==> flow/design.v <==
`timescale 1ns / 1ps
module Simple_Dual_BRAM #(
    parameter BRAM_DATA_WIDTH = 96,
    parameter BRAM_DEPTH = 256,
    parameter BRAM_ADDR_WIDTH = $clog2(BRAM_DEPTH)
)
(
    input clk,
    input we_a,
    input en_a,
    input [BRAM_ADDR_WIDTH - 1 : 0] addr_a,
    input [BRAM_DATA_WIDTH - 1 : 0] din_a,
    input en_b,
    input [BRAM_ADDR_WIDTH - 1 : 0] addr_b,
    output [BRAM_DATA_WIDTH - 1 : 0] dout_b
);
reg [BRAM_DATA_WIDTH - 1 : 0] dout_b_r;
assign dout_b = dout_b_r;
(* RAM_STYLE = "BLOCK" *) reg [BRAM_DATA_WIDTH - 1 : 0] ram [BRAM_DEPTH - 1 : 0];
always @(posedge clk) begin
    if (en_a)
        if (we_a)
            ram[addr_a] <= din_a;
    if (en_b)
        dout_b_r <= ram[addr_b];
end
endmodule
`timescale 1ns/1ps
module ddr_axi_read #(
    parameter DATA_WIDTH = 64,
    parameter ADDR_WIDTH = 29,
    parameter BURST_LEN_WIDTH = 8,
    parameter NUM_BURST_WIDTH = 8
)
(
    input ACLK,
    input ARESETN,
    input rd_start,
    input [BURST_LEN_WIDTH - 1 : 0] rd_burst_len, 
    input [ADDR_WIDTH - 1 : 0] rd_start_addr,
    input [NUM_BURST_WIDTH - 1 : 0] rd_num_burst,  
    output rd_ready,  
    output [DATA_WIDTH - 1 : 0] rd_fifo_data,
    output rd_fifo_we,
    output rd_done,  
    output [3 : 0] m_axi_arid,
    output [ADDR_WIDTH - 1 : 0] m_axi_araddr,
    output [BURST_LEN_WIDTH - 1 : 0] m_axi_arlen,
    output [2 : 0] m_axi_arsize,
    output [1 : 0] m_axi_arburst,
    output [0 : 0] m_axi_arlock,
    output [3 : 0] m_axi_arcache,
    output [2 : 0] m_axi_arprot,
    output [3 : 0] m_axi_arqos,
    output m_axi_arvalid,
    input m_axi_arready,
    output m_axi_rready,
    input m_axi_rlast,
    input m_axi_rvalid,
    input [1 : 0] m_axi_rresp,
    input [3 : 0] m_axi_rid,
    input [DATA_WIDTH - 1 : 0] m_axi_rdata
);
    localparam S_RD_IDLE = 3'd0;
    localparam S_RA_START = 3'd1;
    localparam S_RA_WAIT = 3'd2;
    localparam S_RD_PROC = 3'd3;
    localparam S_RD_DONE = 3'd4;
    reg [2 : 0] rd_state;
    reg [2 : 0] rd_state_d1;
    always @(posedge ACLK) begin
        rd_state_d1 <= rd_state;
    end
    reg [ADDR_WIDTH - 1 : 0] m_axi_araddr_reg;
    reg [BURST_LEN_WIDTH - 1 : 0] m_axi_arlen_reg;
    reg m_axi_arvalid_reg;
    assign m_axi_arid = 4'b1111;
    assign m_axi_arsize = 3'b011;  
    assign m_axi_arburst = 2'b01;  
    assign m_axi_arlock = 1'b0;  
    assign m_axi_arcache = 4'b0011;  
    assign m_axi_arprot = 3'b000;  
    assign m_axi_arqos = 4'b0000;  
    assign m_axi_rready = 1'b1;
    reg [NUM_BURST_WIDTH - 1 : 0] num_burst_counter;  
    reg [NUM_BURST_WIDTH - 1 : 0] num_burst_rd_counter;  
    always @(posedge ACLK or negedge ARESETN) begin
        if (~ARESETN) begin
            num_burst_counter <= 0;
        end else if (rd_state == S_RD_IDLE & rd_start) begin
            num_burst_counter <= rd_num_burst - 1;
        end else if (rd_state == S_RA_WAIT & (m_axi_arvalid & m_axi_arready)) begin
            num_burst_counter <= num_burst_counter - 1;
        end
    end
    always @(posedge ACLK or negedge ARESETN) begin
        if (~ARESETN) begin
            num_burst_rd_counter <= 0;
        end else if (rd_state == S_RD_IDLE & rd_start) begin
            num_burst_rd_counter <= rd_num_burst;
        end else if (rd_state != S_RD_IDLE & (m_axi_rlast & m_axi_rvalid & m_axi_rready)) begin
            num_burst_rd_counter <= num_burst_rd_counter - 1;
        end
    end
    always @(posedge ACLK or negedge ARESETN) begin
        if (!ARESETN) begin
            rd_state <= S_RD_IDLE;
            m_axi_araddr_reg <= 0;
            m_axi_arlen_reg <= 0;
            m_axi_arvalid_reg <= 0;
        end else begin
            case (rd_state)
                S_RD_IDLE: begin
                    if (rd_start) begin
                        rd_state <= S_RA_START;
                        m_axi_araddr_reg <= rd_start_addr;
                        m_axi_arlen_reg <= rd_burst_len - 1;
                    end
                end
                S_RA_START: begin
                    rd_state <= S_RA_WAIT;
                    m_axi_arvalid_reg <= 1;
                end
                S_RA_WAIT: begin
                    if (m_axi_arvalid & m_axi_arready) begin
                        if (num_burst_counter == 0) begin
                            rd_state <= S_RD_PROC;
                            m_axi_arvalid_reg <= 0;
                        end else if (num_burst_counter > 0) begin
                            rd_state <= S_RA_START;
                            m_axi_arvalid_reg <= 0;
                            m_axi_araddr_reg <= m_axi_araddr_reg + ((m_axi_arlen_reg + 1) << m_axi_arsize);
                        end
                    end
                end
                S_RD_PROC: begin
                    if (num_burst_rd_counter == 0) begin
                        rd_state <= S_RD_DONE;
                    end
                end
                S_RD_DONE: begin
                    rd_state <= S_RD_IDLE;
                end
            endcase
        end
    end
    assign rd_ready = (rd_state == S_RD_IDLE);
    assign m_axi_arvalid = m_axi_arvalid_reg;
    assign m_axi_araddr = m_axi_araddr_reg;
    assign m_axi_arlen = m_axi_arlen_reg;
    assign rd_done = (rd_state == S_RD_DONE);
    assign rd_fifo_we = m_axi_rvalid & m_axi_rready;
    assign rd_fifo_data = m_axi_rdata;
endmodule
`timescale 1ns / 1ps
module pp_buffer_wrapper #(
    parameter BRAM0_DEPTH = 32,
    parameter BRAM0_DW = 64,
    parameter BRAM1_DEPTH = 32,
    parameter BRAM1_DW = 64,
    parameter BURST_LEN_WIDTH = 8,
    parameter NUM_BURST_WIDTH = 8,
    parameter DDR_ADDR_WIDTH = 29,
    parameter DDR_DW = 64,
    parameter BRAM0_ADDR_WIDTH = $clog2(BRAM0_DEPTH),
    parameter BRAM1_ADDR_WIDTH = $clog2(BRAM1_DEPTH)
)
(
    input clk,
    input rst_n,
    input rd_start,
    input [BURST_LEN_WIDTH - 1 : 0] rd_burst_len,
    input [NUM_BURST_WIDTH - 1 : 0] rd_num_burst,
    input [DDR_ADDR_WIDTH - 1 : 0] rd_start_addr,    
    output rd_ready,
    output rd_done,
    input [BRAM0_ADDR_WIDTH - 1 : 0] rd_start_bram_addr,
    input bram0_r_en,
    input bram1_r_en,
    output [BRAM0_DW - 1 : 0] bram0_rdata,
    output [BRAM1_DW - 1 : 0] bram1_rdata,
    input [BRAM0_ADDR_WIDTH - 1 : 0] bram0_r_addr,
    input [BRAM1_ADDR_WIDTH - 1 : 0] bram1_r_addr,
    output [3: 0] m_axi_arid,
    output [DDR_ADDR_WIDTH - 1 : 0] m_axi_araddr,
    output [BURST_LEN_WIDTH - 1 : 0] m_axi_arlen,
    output [2 : 0] m_axi_arsize,
    output [1 : 0] m_axi_arburst,
    output         m_axi_arlock,
    output [3 : 0] m_axi_arcache,
    output [2 : 0] m_axi_arprot,
    output [3 : 0] m_axi_arqos,
    output         m_axi_arvalid,
    input          m_axi_arready,
    output m_axi_rready,
    input m_axi_rlast,
    input m_axi_rvalid,
    input [1 : 0] m_axi_rresp,
    input [3 : 0] m_axi_rid,
    input [DDR_DW - 1 : 0] m_axi_rdata
);
reg [1 : 0] d2b_active_bram;  
reg [BRAM0_ADDR_WIDTH - 1 : 0] d2b_bram_addr;
wire [BRAM0_ADDR_WIDTH - 1 : 0] bram0_w_addr;
wire [BRAM1_ADDR_WIDTH - 1 : 0] bram1_w_addr;
wire [BRAM0_DW - 1 : 0] bram0_wdata;
wire [BRAM1_DW - 1 : 0] bram1_wdata;
wire [BRAM0_DW - 1 : 0] rd_fifo_data;
wire rd_fifo_we;
wire bram0_w_en, bram1_w_en;
wire bram0_we, bram1_we;
always @(posedge clk or negedge rst_n) begin
    if (~rst_n) begin
        d2b_active_bram <= 2'b01;  
    end else if (rd_done) begin
        d2b_active_bram <= ~d2b_active_bram;  
    end
end
always @(posedge clk or negedge rst_n) begin
    if (~rst_n) begin
        d2b_bram_addr <= 0;
    end else if (rd_start & rd_ready) begin
        d2b_bram_addr <= rd_start_bram_addr;
    end else if (rd_fifo_we) begin
        d2b_bram_addr <= d2b_bram_addr + 1;
    end
end
assign bram0_w_en = 1;
assign bram1_w_en = 1;
assign bram0_wdata = (d2b_active_bram[0])? rd_fifo_data : 0;
assign bram1_wdata = (d2b_active_bram[1])? rd_fifo_data : 0;
assign bram0_we = (d2b_active_bram[0])? rd_fifo_we : 0;
assign bram1_we = (d2b_active_bram[1])? rd_fifo_we : 0;
assign bram0_w_addr = (d2b_active_bram[0])? d2b_bram_addr : 0;
assign bram1_w_addr = (d2b_active_bram[1])? d2b_bram_addr : 0;
ddr_axi_read #(
    .DATA_WIDTH(DDR_DW), 
    .ADDR_WIDTH(DDR_ADDR_WIDTH), 
    .BURST_LEN_WIDTH(BURST_LEN_WIDTH), 
    .NUM_BURST_WIDTH(NUM_BURST_WIDTH) 
)
inst_ddr_axi_read
(
    .ACLK(clk), 
    .ARESETN(rst_n), 
    .rd_start(rd_start), 
    .rd_burst_len(rd_burst_len), 
    .rd_start_addr(rd_start_addr), 
    .rd_num_burst(rd_num_burst), 
    .rd_ready(rd_ready), 
    .rd_fifo_data(rd_fifo_data), 
    .rd_fifo_we(rd_fifo_we), 
    .rd_done(rd_done), 
    .m_axi_arid(m_axi_arid), 
    .m_axi_araddr(m_axi_araddr), 
    .m_axi_arlen(m_axi_arlen), 
    .m_axi_arsize(m_axi_arsize), 
    .m_axi_arburst(m_axi_arburst), 
    .m_axi_arlock(m_axi_arlock), 
    .m_axi_arcache(m_axi_arcache), 
    .m_axi_arprot(m_axi_arprot), 
    .m_axi_arqos(m_axi_arqos), 
    .m_axi_arvalid(m_axi_arvalid), 
    .m_axi_arready(m_axi_arready), 
    .m_axi_rready(m_axi_rready), 
    .m_axi_rlast(m_axi_rlast), 
    .m_axi_rvalid(m_axi_rvalid), 
    .m_axi_rresp(m_axi_rresp), 
    .m_axi_rid(m_axi_rid), 
    .m_axi_rdata(m_axi_rdata) 
);
Simple_Dual_BRAM #(
    .BRAM_DATA_WIDTH(BRAM0_DW),
    .BRAM_DEPTH(BRAM0_DEPTH),
    .BRAM_ADDR_WIDTH(BRAM0_ADDR_WIDTH)
)
inst0_Simple_Dual_BRAM
(
    .clk(clk),
    .we_a(bram0_we),
    .en_a(bram0_w_en),
    .addr_a(bram0_w_addr),
    .din_a(bram0_wdata),
    .en_b(bram0_r_en),
    .addr_b(bram0_r_addr),
    .dout_b(bram0_rdata)
);
Simple_Dual_BRAM #(
    .BRAM_DATA_WIDTH(BRAM1_DW),
    .BRAM_DEPTH(BRAM1_DEPTH),
    .BRAM_ADDR_WIDTH(BRAM1_ADDR_WIDTH)
)
inst1_Simple_Dual_BRAM
(
    .clk(clk),
    .we_a(bram1_we),
    .en_a(bram1_w_en),
    .addr_a(bram1_w_addr),
    .din_a(bram1_wdata),
    .en_b(bram1_r_en),
    .addr_b(bram1_r_addr),
    .dout_b(bram1_rdata)
);
endmodule
* Tool chain data of pp_buffer_wrapper
Module pp_buffer_wrapper before and after one edit of its RTL, step after step. "before" refers to lines of the RTL above, "after" to lines of the edited file. "change": "after" minus "before" as printed here. Operators carry their Yosys type and port widths (W data, S select, Z words). Cell names lack the library's common part. The mark - stands for no value.
Inputs: top pp_buffer_wrapper, clock input clk, standard-cell library sky130hd, corner tt_025C_1v80

* Edit of the RTL
The edit as a unified diff against the file above. This change comes from a script, not from a designer. No optimisation was intended, and the edited design may behave differently.
begin of diff
@@ -197,7 +197,9 @@
     input m_axi_rvalid,
     input [1 : 0] m_axi_rresp,
-    input [3 : 0] m_axi_rid,
+    input [3 : 0] m_axi_rid_ext,
     input [DDR_DW - 1 : 0] m_axi_rdata
 );
+reg [3 : 0] m_axi_rid;
+always @(posedge clk) m_axi_rid <= m_axi_rid_ext;
 reg [1 : 0] d2b_active_bram;  
 reg [BRAM0_ADDR_WIDTH - 1 : 0] d2b_bram_addr;
end of diff

* Word-level counts
Yosys after proc, flatten, opt, wreduce and memory -nomap, before mapping. Memory bits, and registers merged into a memory's read port (data or address), are not among the register bits. Print and check cells are not counted. Equal cells are merged and count once. Yosys's memory passes give these memory sizes; they may raise the number of words (mostly to a power of two), join words into wider ones and drop unused or constant bits.
Bit counts:
- clocked read ports x word width | before 128, after 128, change 0
- input bits | before 138, after 138, change 0
- bits in writable memories | before 4096, after 4096, change 0
- memories | before 2, after 2, change 0
- bits in registers | before 64, after 64, change 0
- output and inout bits | before 190, after 190, change 0
- cells after elaboration | before 81, after 81, change 0
Memories:
- shape (words x width / read and write ports) | before inst0_Simple_Dual_BRAM.ram 32x64 r1 w1; inst1_Simple_Dual_BRAM.ram 32x64 r1 w1, after inst0_Simple_Dual_BRAM.ram 32x64 r1 w1; inst1_Simple_Dual_BRAM.ram 32x64 r1 w1
Cells by class:
- equal/unequal tests | before 10, after 10, change 0
- add/sub/neg operators | before 7, after 7, change 0
- reductions and logical operators | before 14, after 14, change 0
- magnitude comparators | before 1, after 1, change 0
- multiplexer cells | before 33, after 33, change 0
- bitwise operators | before 6, after 6, change 0
Operator kinds equal on both sides are left out: 30.

* Logic depth
Yosys ltp: most cells in a row. Word level: on the elaborated netlist, between registers, memories and ports. Mapped: between sequential cells and ports; inverters and the memories' decode and read muxes count.
Logic depth:
- depth in word-level cells | before 6, after 6, change 0
- ABC_AREA | before 0, after 0
- mapped depth | before 12, after 11, change -1
- mapped depth without buffers | before 11, after 11, change 0

* After synthesis
Yosys stat after the flow's synthesis: flattened, memories mapped to cells. It holds for the ABC_AREA given above (unset counts as 0); a run with the other value may have another netlist.
Cell types:
- mux2i_1 | before 515, after 258, change -257
- a22o_1 | before 130, after 0, change -130
- mux4_2 | before 1024, after 1152, change +128
- a221oi_1 | before 128, after 0, change -128
- a22oi_1 | before 1, after 129, change +128
- o21a_1 | before 3, after 130, change +127
- buf_4 | before 23, after 66, change +43
- clkbuf_1 | before 193, after 153, change -40
- buf_6 | before 1, after 30, change +29
- buf_1 | before 64, after 38, change -26
- buf_2 | before 125, after 105, change -20
- nand2_1 | before 83, after 71, change -12
- a21oi_1 | before 27, after 39, change +12
- nor3_1 | before 24, after 12, change -12
- nor2_1 | before 100, after 110, change +10
- o311ai_0 | before 10, after 0, change -10
- o22ai_1 | before 3, after 10, change +7
- nor2b_1 | before 18, after 13, change -5
Cell types equal on both sides are left out: 11. Not every row of either side is listed.
Synthesis totals:
- area of sequential cells (µm²) | before 128444.4, after 128444.4, change 0.0
- flip-flop cells | before 4288, after 4288, change 0
- synthesis area (µm²) | before 164288.8, after 164581.6, change +292.8
- mapped cells | before 7116, after 6977, change -139
- buffer cells | before 406, after 392, change -14
The figures by module come from a second, unflattened synthesis with its own total; it is not the netlist above.
Unflattened totals:
- cell total of the unflattened synthesis | before 6956, after 6960, change +4
- area total of the unflattened synthesis (µm²) | before 164874.4, after 164954.5, change +80.1
Each row is one instance without its submodules.
Modules, before:
- Simple_Dual_BRAM | seq. area 63420.8 µm², cells 3111, area 79587.6 µm², times used 2
- ddr_axi_read | seq. area 1426.4 µm², cells 547, area 4434.3 µm², times used 1
- pp_buffer_wrapper | seq. area 176.4 µm², cells 187, area 1265.0 µm², times used 1
Modules, after:
- Simple_Dual_BRAM | seq. area 63420.8 µm², cells 3111, area 79587.6 µm², times used 2
- ddr_axi_read | seq. area 1426.4 µm², cells 547, area 4434.3 µm², times used 1
- pp_buffer_wrapper | seq. area 256.5 µm², cells 191, area 1345.0 µm², times used 1

* Path before layout
Source: OpenSTA report_checks on the synthesized netlist (no wires, ideal clock, input and output delay 20% of the period each), path of least setup slack; recovery checks are left aside. Register names are those of the netlist, which keeps one name where synthesis merged equal registers.
Timing path post-synthesis:
- kind | before input-to-reg, after input-to-reg
- start | before in m_axi_rvalid, after in m_axi_rvalid
- end | before mem inst0_Simple_Dual_BRAM.ram[15][0], after mem inst0_Simple_Dual_BRAM.ram[15][0]
- buffers on the path | before 1, after 1, change 0
- time at the first pin (ps) | before 800, after 800, change 0
- clock period (ps) | before 4000, after 4000, change 0
- external input delay (ps) | before 800, after 800, change 0
- stages | before 3, after 3, change 0
- path delay (ps) | before 3824, after 3824, change 0
- required time (ps) | before 3513, after 3513, change 0
- path slack (ps) | before -624, after -624, change 0
- library setup time (ps) | before 487, after 487, change 0
- arrival time (ps) | before 4137, after 4137, change 0
- synthesis period reached (ps) | before 4624, after 4624, change 0
"path delay" = arrival - input delay + setup time. "stages" counts driving pins, that of a launching flip-flop among them; a cell with two outputs on the path counts twice. "synthesis period reached" is the clock period less the worst setup slack; recovery checks do not enter. This is arithmetic on one report: input and output delays are still those of the set period (20% each). Between the ends stands the longest chain of elaborated cells between them, by number of cells; it is not shown to be the way that was timed. Of several equally long chains one is given. Each line given opens the expression or statement behind the cell; cells for indexed reads and writes are added by Yosys, which also makes memories of some case tables. before: Only ways into the end's enable, where the timed path ends, are counted here.
Between the ends, post-synthesis, before: cells stage by stage buf_1 > nand4_1 > nor2_1, cells in the longest elaborated chain 2, elaborated cells on any way between the ends 3, RTL lines with such cells 2, those cells by class 3 x mux
Ends and longest elaborated chain, post-synthesis, before:
- start: declaration | line 197 | input m_axi_rvalid,
- $mux W1 | line 232 | assign bram0_we = (d2b_active_bram[0])? rd_fifo_we : 0;
- $mux W5 | line 22 | if (we_a)
- end: declaration | line 19 | (* RAM_STYLE = "BLOCK" *) reg [BRAM_DATA_WIDTH - 1 : 0] ram [BRAM_DEPTH - 1 : 0];
after: Only ways into the end's enable, where the timed path ends, are counted here.
Between the ends, post-synthesis, after: cells stage by stage clkbuf_1 > nand4_1 > nor2_1, cells in the longest elaborated chain 2, elaborated cells on any way between the ends 3, RTL lines with such cells 2, those cells by class 3 x mux
Ends and longest elaborated chain, post-synthesis, after:
- start: declaration | line 197 | input m_axi_rvalid,
- $mux W1 | line 234 | assign bram0_we = (d2b_active_bram[0])? rd_fifo_we : 0;
- $mux W5 | line 22 | if (we_a)
- end: declaration | line 19 | (* RAM_STYLE = "BLOCK" *) reg [BRAM_DATA_WIDTH - 1 : 0] ram [BRAM_DEPTH - 1 : 0];

* Worst path after layout
Path of least setup slack in the final report of the runs of set A (OpenROAD, finished layout, wires in). Where an end is a register, its clock arrival counts in the times. The path's times are printed in steps of 10 ps; the period is the one set.
Timing path post-layout:
- kind | before reg-to-output, after reg-to-output
- start | before reg inst_ddr_axi_read.rd_state[1], after reg inst_ddr_axi_read.rd_state[2]
- end | before out rd_done, after out rd_ready
- path slack (ps) | before 580, after 510, change -70
- clock period (ps) | before 4000, after 4000, change 0
- arrival time (ps) | before 2620, after 2690, change +70
- time at the first pin (ps) | before 980, after 970, change -10
- buffers on the path | before 1, after 1, change 0
- stages | before 4, after 4, change 0
- required time (ps) | before 3200, after 3200, change 0
- external output delay (ps) | before 800, after 800, change 0
Between the ends stands the longest chain of elaborated cells between them, by number of cells; it is not shown to be the way that was timed. Of several equally long chains one is given. At most two assigning lines are given for a register; there are more.
Between the ends, post-layout, before: cells stage by stage dfrtp_1 > inv_1 > and3_1 > clkdlybuf4s50_1, cells in the longest elaborated chain 1, elaborated cells on any way between the ends 1, those cells by class 1 x eq/ne
Ends and longest elaborated chain, post-layout, before:
- start: declaration | line 69 | reg [2 : 0] rd_state;
- start: assignment | line 107 | rd_state <= S_RD_IDLE;
- start: assignment | line 115 | rd_state <= S_RA_START;
- $eq A3 B3 Y1 | line 151 | assign rd_done = (rd_state == S_RD_DONE);
- end: declaration | line 176 | output rd_done,
Between the ends, post-layout, after: cells stage by stage dfrtp_1 > or3_1 > inv_1 > clkdlybuf4s50_1, cells in the longest elaborated chain 1, elaborated cells on any way between the ends 1, those cells by class 1 x reduce/logical
Ends and longest elaborated chain, post-layout, after:
- start: declaration | line 69 | reg [2 : 0] rd_state;
- start: assignment | line 107 | rd_state <= S_RD_IDLE;
- start: assignment | line 115 | rd_state <= S_RA_START;
- $logic_not A3 Y1 | line 147 | assign rd_ready = (rd_state == S_RD_IDLE);
- end: declaration | line 175 | output rd_ready,

* Flow runs
Runs of the flow (Yosys, OpenROAD) on both versions; the two runs of a pair have the same settings. The constraints put input and output delay at 20% of the set period each and load the outputs with 0.01 pF.
Flow settings, set A: CORE_UTILIZATION 40, PLACE_DENSITY 0.6, period_ns 4.0, CAP_MARGIN 20, CORE_MARGIN 2, SLEW_MARGIN 20
Measured results, set A:
- synthesized cell area (µm²) | before 164288.8, after 164581.6, change +292.8
- smallest setup slack (ps) | before 578, after 513, change -65
- die footprint (µm²) | before 415864.0, after 416599.0, change +735.0
- worst hold slack after layout (ps) | before 311, after 366, change +55
- standard-cell area after layout (µm²) | before 192852.0, after 192406.0, change -446.0
Flow settings, set B: CORE_UTILIZATION 58, CTS_CLUSTER_DIAMETER 46, CTS_CLUSTER_SIZE 79, GPL_ROUTABILITY_DRIVEN 1, GPL_TIMING_DRIVEN 1, HOLD_SLACK_MARGIN 0.11, PLACE_DENSITY 0.89, period_ns 3.2, CAP_MARGIN 20, CORE_MARGIN 2, SLEW_MARGIN 20
Measured results, set B:
- synthesized cell area (µm²) | before 164288.8, after 164581.6, change +292.8
- smallest setup slack (ps) | before 90, after 111, change +21
- die footprint (µm²) | before 287532.0, after 288036.0, change +504.0
- worst hold slack after layout (ps) | before 252, after 203, change -49
- standard-cell area after layout (µm²) | before 191969.0, after 191479.0, change -490.0
